==> flow/design.v <==
module rgst #(
    parameter w=8
)(
    input clk, rst_b, ld, clr, input [w-1:0] d, output reg [w-1:0] q
);
    always @ (posedge clk, negedge rst_b)
        if (!rst_b)                 q <= 0;
        else if (clr)               q <= 0;
        else if (ld)                q <= d;
endmodule
module mschdpath (
    input clk, rst_b,ld_merg,upd_mreg, input [511:0] blk, output [31:0] m0
);
    function [31:0] RtRot(input [31:0] x, input [4:0] p);
        reg [63:0] tmp; begin
        tmp = {x, x} >> p; RtRot = tmp[31:0];end
    endfunction
    function [31:0] Sgm0(input [31:0]x); begin
        Sgm0=RtRot(x,7)^RtRot(x,18)^(x>>3);end
    endfunction
    function [31:0] Sgm1(input [31:0]x); begin
        Sgm1=RtRot(x,17)^RtRot(x,19)^(x>>10);end
    endfunction
    function [31:0] Mux(input sel,input [31:0]d1,d0); begin
        Mux = (sel) ?  d1 : d0 ;end
    endfunction
    function [31:0] Word32(input [511:0]blk, input [3:0]idx); begin
        Word32 = blk[511-32*idx -:32];end
    endfunction
    wire [31:0] m[0:15];
    generate
        genvar k;
        for( k = 0; k < 16; k = k +1) begin:some_name
            if(k < 15)
                rgst #(.w(32)) i0(.clk(clk),.rst_b(rst_b),.clr(1'd0),.ld(upd_mreg),.d(Mux(ld_merg,Word32(blk,k),m[k+1])),.q(m[k]));
            else
                rgst #(.w(32)) i0(.clk(clk),.rst_b(rst_b),.clr(1'd0),.ld(upd_mreg),.d(Mux(ld_merg,Word32(blk,k),m[0] + Sgm0(m[1]) + m[9] + Sgm1(m[14]))),.q(m[k]));
        end
    endgenerate
    assign m0 = m[0];
endmodule
======== Step by step through the tools: mschdpath ========
Module mschdpath before and after one edit of its RTL, step after step.
Lines under "unedited" count in the file above, lines under "edited" in the edited file.
"difference" is "edited" less "unedited", of the values as shown; "relative change" is that difference over "unedited", in percent.
Operators: Yosys type, input widths -> output width; for muxes data width and select width s.
Library cell names are shortened.
Not given: --
inputs
  top ..................................... mschdpath
  clock ................................... clk
  library ................................. sky130hd
  corner .................................. tt_025C_1v80

======== Diff ========
Unified diff, file above to edited file.
The edited RTL no longer does the same as the RTL above: the edit was made by script, with no optimisation intended.
begin of diff
@@ -17,5 +17,5 @@
     endfunction
     function [31:0] Sgm0(input [31:0]x); begin
-        Sgm0=RtRot(x,7)^RtRot(x,18)^(x>>3);end
+        Sgm0=RtRot(x,7)^RtRot(x,18)|(x>>3);end
     endfunction
     function [31:0] Sgm1(input [31:0]x); begin
end of diff

======== Elaborated design ========
Yosys after proc, flatten, opt, wreduce and memory -nomap, before mapping. Enables and synchronous resets that opt folds into registers are not counted as muxes. Print and check cells are not counted. Equal cells are merged and count once.
storage and ports
  item                             unedited  edited  difference  relative change (%)
  register bits                    512       512     0           0.00
  bits in latches                  0         0       0           --
  ROM bits                         0         0       0           --
  elaborated cells                 39        39      0           0.00
  clocked read ports x word width  0         0       0           --
  RAM bits                         0         0       0           --
  input bits                       516       516     0           0.00
  memory cells                     0         0       0           --
operators by class
  item                        unedited  edited  difference  relative change (%)
  add/sub/neg operators       3         3       0           0.00
  multipliers                 0         0       0           --
  reduce/logical cells        0         0       0           --
  bitwise gates (word level)  4         4       0           0.00
  divide/modulo/power cells   0         0       0           --
  multiplexer cells           16        16      0           0.00
  equal/unequal tests         0         0       0           --
  order comparisons           0         0       0           --
  shifts and indexed selects  0         0       0           --
operators with widths
  operator        unedited  edited  difference  relative change (%)
  $xor 32x29->32  1         0       -1          -100.00
  $or 32x29->32   0         1       +1          --
  $mux 32         16        16      0           0.00
  $add 32x32->32  3         3       0           0.00
  $xor 32x32->32  2         2       0           0.00
  $xor 32x22->32  1         1       0           0.00

======== Depth ========
Depth = most cells in a row (Yosys ltp): at word level without a register or memory, in the mapped netlist without a sequential cell, where the memories' decode and read muxes count.
logic depth
  item                           unedited  edited  difference  relative change (%)
  word-level depth               6         6       0           0.00
  ABC_AREA                       0         0       --          --
  gate-level depth with buffers  18        18      0           0.00

======== Netlist ========
Source: synth_stat.txt of the flow (Yosys; design flattened, memories mapped). It holds for the ABC_AREA given above (unset counts as 0); a run with the other value may have another netlist.
mapped netlist
  item                              unedited  edited    difference  relative change (%)
  cells in the netlist              2,848     2,807     -41         -1.44
  mapped area (sq um)               27,780.4  27,462.6  -317.8      -1.14
  buffers                           231       202       -29         -12.55
  area of sequential cells (sq um)  12,812.3  12,812.3  0.0         0.00
  flip-flop cells                   512       512       0           0.00
cell types
  cell      unedited  edited  difference  relative change (%)
  xnor2_1   124       91      -33         -26.61
  nand2b_1  5         30      +25         +500.00
  clkbuf_1  171       154     -17         -9.94
  nand2_1   32        42      +10         +31.25
  o21ai_1   11        2       -9          -81.82
  buf_1     54        47      -7          -12.96
  a21o_1    18        11      -7          -38.89
  o21a_1    5         12      +7          +140.00
  nand4_1   8         2       -6          -75.00
  buf_2     6         1       -5          -83.33
  xor2_1    21        25      +4          +19.05
  nand3_1   14        10      -4          -28.57
  a31oi_1   5         9       +4          +80.00
  o21bai_1  5         1       -4          -80.00
  o21ai_0   17        20      +3          +17.65
  o221ai_1  9         6       -3          -33.33
  o311ai_0  0         3       +3          --
  nor2_1    521       523     +2          +0.38
The list need not be complete.
By module: a second synthesis without flattening, with its own total; a netlist apart from the flattened one above.
unflattened totals
  item                                             unedited  edited    difference  relative change (%)
  cells (unflattened synthesis)                    2,853     2,847     -6          -0.21
  area total of the unflattened synthesis (sq um)  31,600.3  31,522.7  -77.6       -0.25
Rows give one instance, submodules left out.
by module, unedited
  module       times used  area (sq um)  cells
  rgst (w=32)  16          1,323.8       103
  mschdpath    1           10,420.0      1,205
by module, edited
  module       times used  area (sq um)  cells
  rgst (w=32)  16          1,323.8       103
  mschdpath    1           10,342.4      1,199

======== Timing after synthesis ========
OpenSTA on the mapped netlist: ideal clock, no wires. The path of least setup slack (recovery checks aside). Input and output delay are each 20% of the period. Register names are those of the netlist, which keeps one name where synthesis merged equal registers.
timing path after synthesis
  item                           unedited                            edited                              difference  relative change (%)
  kind                           reg-to-reg                          reg-to-reg                          --          --
  start                          reg some_name[14].genblk1.i0.q[20]  reg some_name[14].genblk1.i0.q[20]  --          --
  end                            reg some_name[15].genblk1.i0.q[27]  reg some_name[15].genblk1.i0.q[31]  --          --
  setup time (ps)                123                                 82                                  -41         --
  arrival (ps)                   3,741                               3,935                               +194        +5.19
  stages on the path             19                                  19                                  0           0.00
  data required time (ps)        4,377                               4,418                               +41         +0.94
  buffers on the path            1                                   1                                   0           0.00
  slack (ps)                     636                                 483                                 -153        --
  path delay (ps)                3,864                               4,017                               +153        +3.96
  clock period (ps)              4,500                               4,500                               0           0.00
  time at the first pin (ps)     0                                   0                                   0           --
  synthesis period reached (ps)  3,864                               4,017                               +153        +3.96
"path delay" = arrival - input delay + setup time.
"stages on the path" counts driving pins, that of a launching flip-flop among them; a cell with two outputs on the path counts twice.
"synthesis period reached" = period - worst setup slack (recovery checks aside). The figure is calculated, with input and output delays left at 20% of the set period.
Between the ends stands the longest chain of elaborated cells between them, by number of cells; it is not shown to be the way that was timed. Of several equally long chains one is given.
Each line given opens the expression or statement behind the cell; cells for indexed reads and writes are added by Yosys, which also makes memories of some case tables.
At most two assigning lines are given for a register; there are more.
on the way, after synthesis, unedited
  cells stage by stage .................... dfrtp_1 > clkbuf_1 > xnor2_1 > xnor2_1 > fa_1 > inv_1 > fa_1 > inv_1 > ha_1 > inv_1 > fa_1 > nor2b_4 > o2111ai_1 > a21oi_2 > nor2_1 > o311ai_4 > a21boi_1 > xnor2_1 > o221a_1
  length of the longest elaborated chain .. 4
  elaborated cells between the ends (all ways) .. 4
RTL lines, path after synthesis, unedited
  item             line  source
  start, declared  4     input clk, rst_b, ld, clr, input [w-1:0] d, output reg [w-1:0] q
  start, assigned  7     if (!rst_b)                 q <= 0;
  start, assigned  9     else if (ld)                q <= d;
  $xor 32x32->32   22    Sgm1=RtRot(x,17)^RtRot(x,19)^(x>>10);end
  $xor 32x22->32   22
  $add 32x32->32   37    rgst #(.w(32)) i0(.clk(clk),.rst_b(rst_b),.clr(1'd0),.ld(upd_mreg),.d(Mux(ld_merg,Word32(blk,k),m[0] + Sgm0(m[ ...
  $mux 32          25    Mux = (sel) ?  d1 : d0 ;end
  end, assigned    8     else if (clr)               q <= 0;
  end, assigned    9
  end, declared    4
on the way, after synthesis, edited
  cells stage by stage .................... dfrtp_1 > clkbuf_1 > xnor2_1 > xnor2_1 > fa_1 > inv_1 > fa_1 > inv_1 > ha_1 > inv_1 > fa_1 > nand2b_1 > a21oi_1 > o311ai_0 > a31oi_1 > o21ai_1 > nor3_1 > mux2_2 > a31oi_1
  length of the longest elaborated chain .. 4
  elaborated cells between the ends (all ways) .. 4
RTL lines, path after synthesis, edited
  item             line  source
  start, declared  4     input clk, rst_b, ld, clr, input [w-1:0] d, output reg [w-1:0] q
  start, assigned  7     if (!rst_b)                 q <= 0;
  start, assigned  9     else if (ld)                q <= d;
  $xor 32x32->32   22    Sgm1=RtRot(x,17)^RtRot(x,19)^(x>>10);end
  $xor 32x22->32   22
  $add 32x32->32   37    rgst #(.w(32)) i0(.clk(clk),.rst_b(rst_b),.clr(1'd0),.ld(upd_mreg),.d(Mux(ld_merg,Word32(blk,k),m[0] + Sgm0(m[ ...
  $mux 32          25    Mux = (sel) ?  d1 : d0 ;end
  end, assigned    8     else if (clr)               q <= 0;
  end, assigned    9
  end, declared    4

======== Path in the finished layout ========
Path of least setup slack in the final report of each run of set A (OpenROAD, finished layout, wires in). Where an end is a register, its clock arrival counts in the times.
The report prints the path's times to 10 ps; the period is as set.
timing path after layout
  item                        unedited                            edited                              difference  relative change (%)
  kind                        reg-to-reg                          reg-to-reg                          --          --
  start                       reg some_name[1].genblk1.i0.q[4]    reg some_name[14].genblk1.i0.q[20]  --          --
  end                         reg some_name[15].genblk1.i0.q[19]  reg some_name[15].genblk1.i0.q[28]  --          --
  setup time (ps)             160                                 80                                  -80         --
  data required time (ps)     4,960                               5,050                               +90         +1.81
  stages on the path          19                                  18                                  -1          -5.26
  slack (ps)                  160                                 170                                 +10         --
  clock period (ps)           4,500                               4,500                               0           0.00
  buffers on the path         1                                   2                                   +1          +100.00
  arrival (ps)                4,800                               4,880                               +80         +1.67
  time at the first pin (ps)  620                                 630                                 +10         +1.61
Between the ends stands the longest chain of elaborated cells between them, by number of cells; it is not shown to be the way that was timed. Of several equally long chains one is given.
At most two assigning lines are given for a register; there are more.
on the way, after layout, unedited
  cells stage by stage .................... dfrtp_1 > xnor2_1 > xnor2_1 > buf_4 > fa_1 > inv_1 > fa_1 > inv_1 > ha_1 > inv_1 > fa_1 > nor2b_4 > o2111ai_1 > a21oi_2 > nor3b_2 > nor4_1 > nor3b_1 > xor2_1 > o221ai_1
  length of the longest elaborated chain .. 6
  elaborated cells between the ends (all ways) .. 6
RTL lines, path after layout, unedited
  item               line  source
  start, declared    4     input clk, rst_b, ld, clr, input [w-1:0] d, output reg [w-1:0] q
  start, assigned    7     if (!rst_b)                 q <= 0;
  start, assigned    9     else if (ld)                q <= d;
  $xor 32x32->32     19    Sgm0=RtRot(x,7)^RtRot(x,18)^(x>>3);end
  $xor 32x29->32     19
  $add 32x32->32 x3  37    rgst #(.w(32)) i0(.clk(clk),.rst_b(rst_b),.clr(1'd0),.ld(upd_mreg),.d(Mux(ld_merg,Word32(blk,k),m[0] + Sgm0(m[ ...
  $mux 32            25    Mux = (sel) ?  d1 : d0 ;end
  end, assigned      8     else if (clr)               q <= 0;
  end, assigned      9
  end, declared      4
on the way, after layout, edited
  cells stage by stage .................... dfrtp_1 > buf_4 > xnor2_1 > xnor2_1 > buf_4 > fa_1 > inv_1 > fa_1 > inv_1 > ha_1 > inv_1 > or3_1 > a211oi_4 > o31a_1 > a31o_2 > a221oi_2 > xor2_1 > o21ai_1
  length of the longest elaborated chain .. 4
  elaborated cells between the ends (all ways) .. 4
RTL lines, path after layout, edited
  item             line  source
  start, declared  4     input clk, rst_b, ld, clr, input [w-1:0] d, output reg [w-1:0] q
  start, assigned  7     if (!rst_b)                 q <= 0;
  start, assigned  9     else if (ld)                q <= d;
  $xor 32x32->32   22    Sgm1=RtRot(x,17)^RtRot(x,19)^(x>>10);end
  $xor 32x22->32   22
  $add 32x32->32   37    rgst #(.w(32)) i0(.clk(clk),.rst_b(rst_b),.clr(1'd0),.ld(upd_mreg),.d(Mux(ld_merg,Word32(blk,k),m[0] + Sgm0(m[ ...
  $mux 32          25    Mux = (sel) ?  d1 : d0 ;end
  end, assigned    8     else if (clr)               q <= 0;
  end, assigned    9
  end, declared    4

======== Flow runs ========
Runs of the flow (Yosys, OpenROAD) on both versions; the two runs of a pair have the same settings. The constraints put input and output delay at 20% of the set period each and load the outputs with 0.01 pF.
settings, set A
  CORE_UTILIZATION ........................ 40
  period_ns ............................... 4.5
  CAP_MARGIN .............................. 20
  CORE_MARGIN ............................. 2
  SLEW_MARGIN ............................. 20
results, set A
  item                                            unedited  edited    difference  relative change (%)
  power (mW)                                      25.299    22.729    -2.570      -10.16
  achieved clock period (ps)                      4,343     4,328     -15         -0.35
  worst setup slack after layout (ps)             157       172       +15         --
  utilization of the finished layout (%)          52.8      53.1      +0.3        --
  standard-cell area of the final layout (sq um)  36,283.5  36,203.5  -80.0       -0.22
  overall die area (sq um)                        71,575.0  70,769.3  -805.7      -1.13
  post-route setup TNS (ps)                       0         0         0           --
  mapped cell area after synthesis (sq um)        27,780.4  27,462.6  -317.8      -1.14
settings, set B
  CORE_ASPECT_RATIO ....................... 0.86
  CORE_MARGIN ............................. 5
  CORE_UTILIZATION ........................ 28
  CTS_CLUSTER_SIZE ........................ 79
  GPL_ROUTABILITY_DRIVEN .................. 0
  MAX_ROUTING_LAYER ....................... met5
  SETUP_SLACK_MARGIN ...................... 0.38
  period_ns ............................... 5.91
  CAP_MARGIN .............................. 20
  SLEW_MARGIN ............................. 20
results, set B
  item                                            unedited   edited     difference  relative change (%)
  power (mW)                                      18.643     16.851     -1.792      -9.61
  achieved clock period (ps)                      4,356      4,814      +458        +10.51
  worst setup slack after layout (ps)             1,554      1,096      -458        --
  utilization of the finished layout (%)          36.9       37.3       +0.4        --
  standard-cell area of the final layout (sq um)  36,467.5   36,271.0   -196.5      -0.54
  worst hold slack (ps)                           492        497        +5          --
  overall die area (sq um)                        105,633.0  104,463.0  -1,170.0    -1.11
  post-route setup TNS (ps)                       0          0          0           --
  mapped cell area after synthesis (sq um)        27,780.4   27,462.6   -317.8      -1.14
"achieved clock period" = clock period - worst setup slack. The figure is calculated, with input and output delays left at 20% of the set period.
"power" rests on the timing tool's default activity at the inputs, not on a simulated workload.
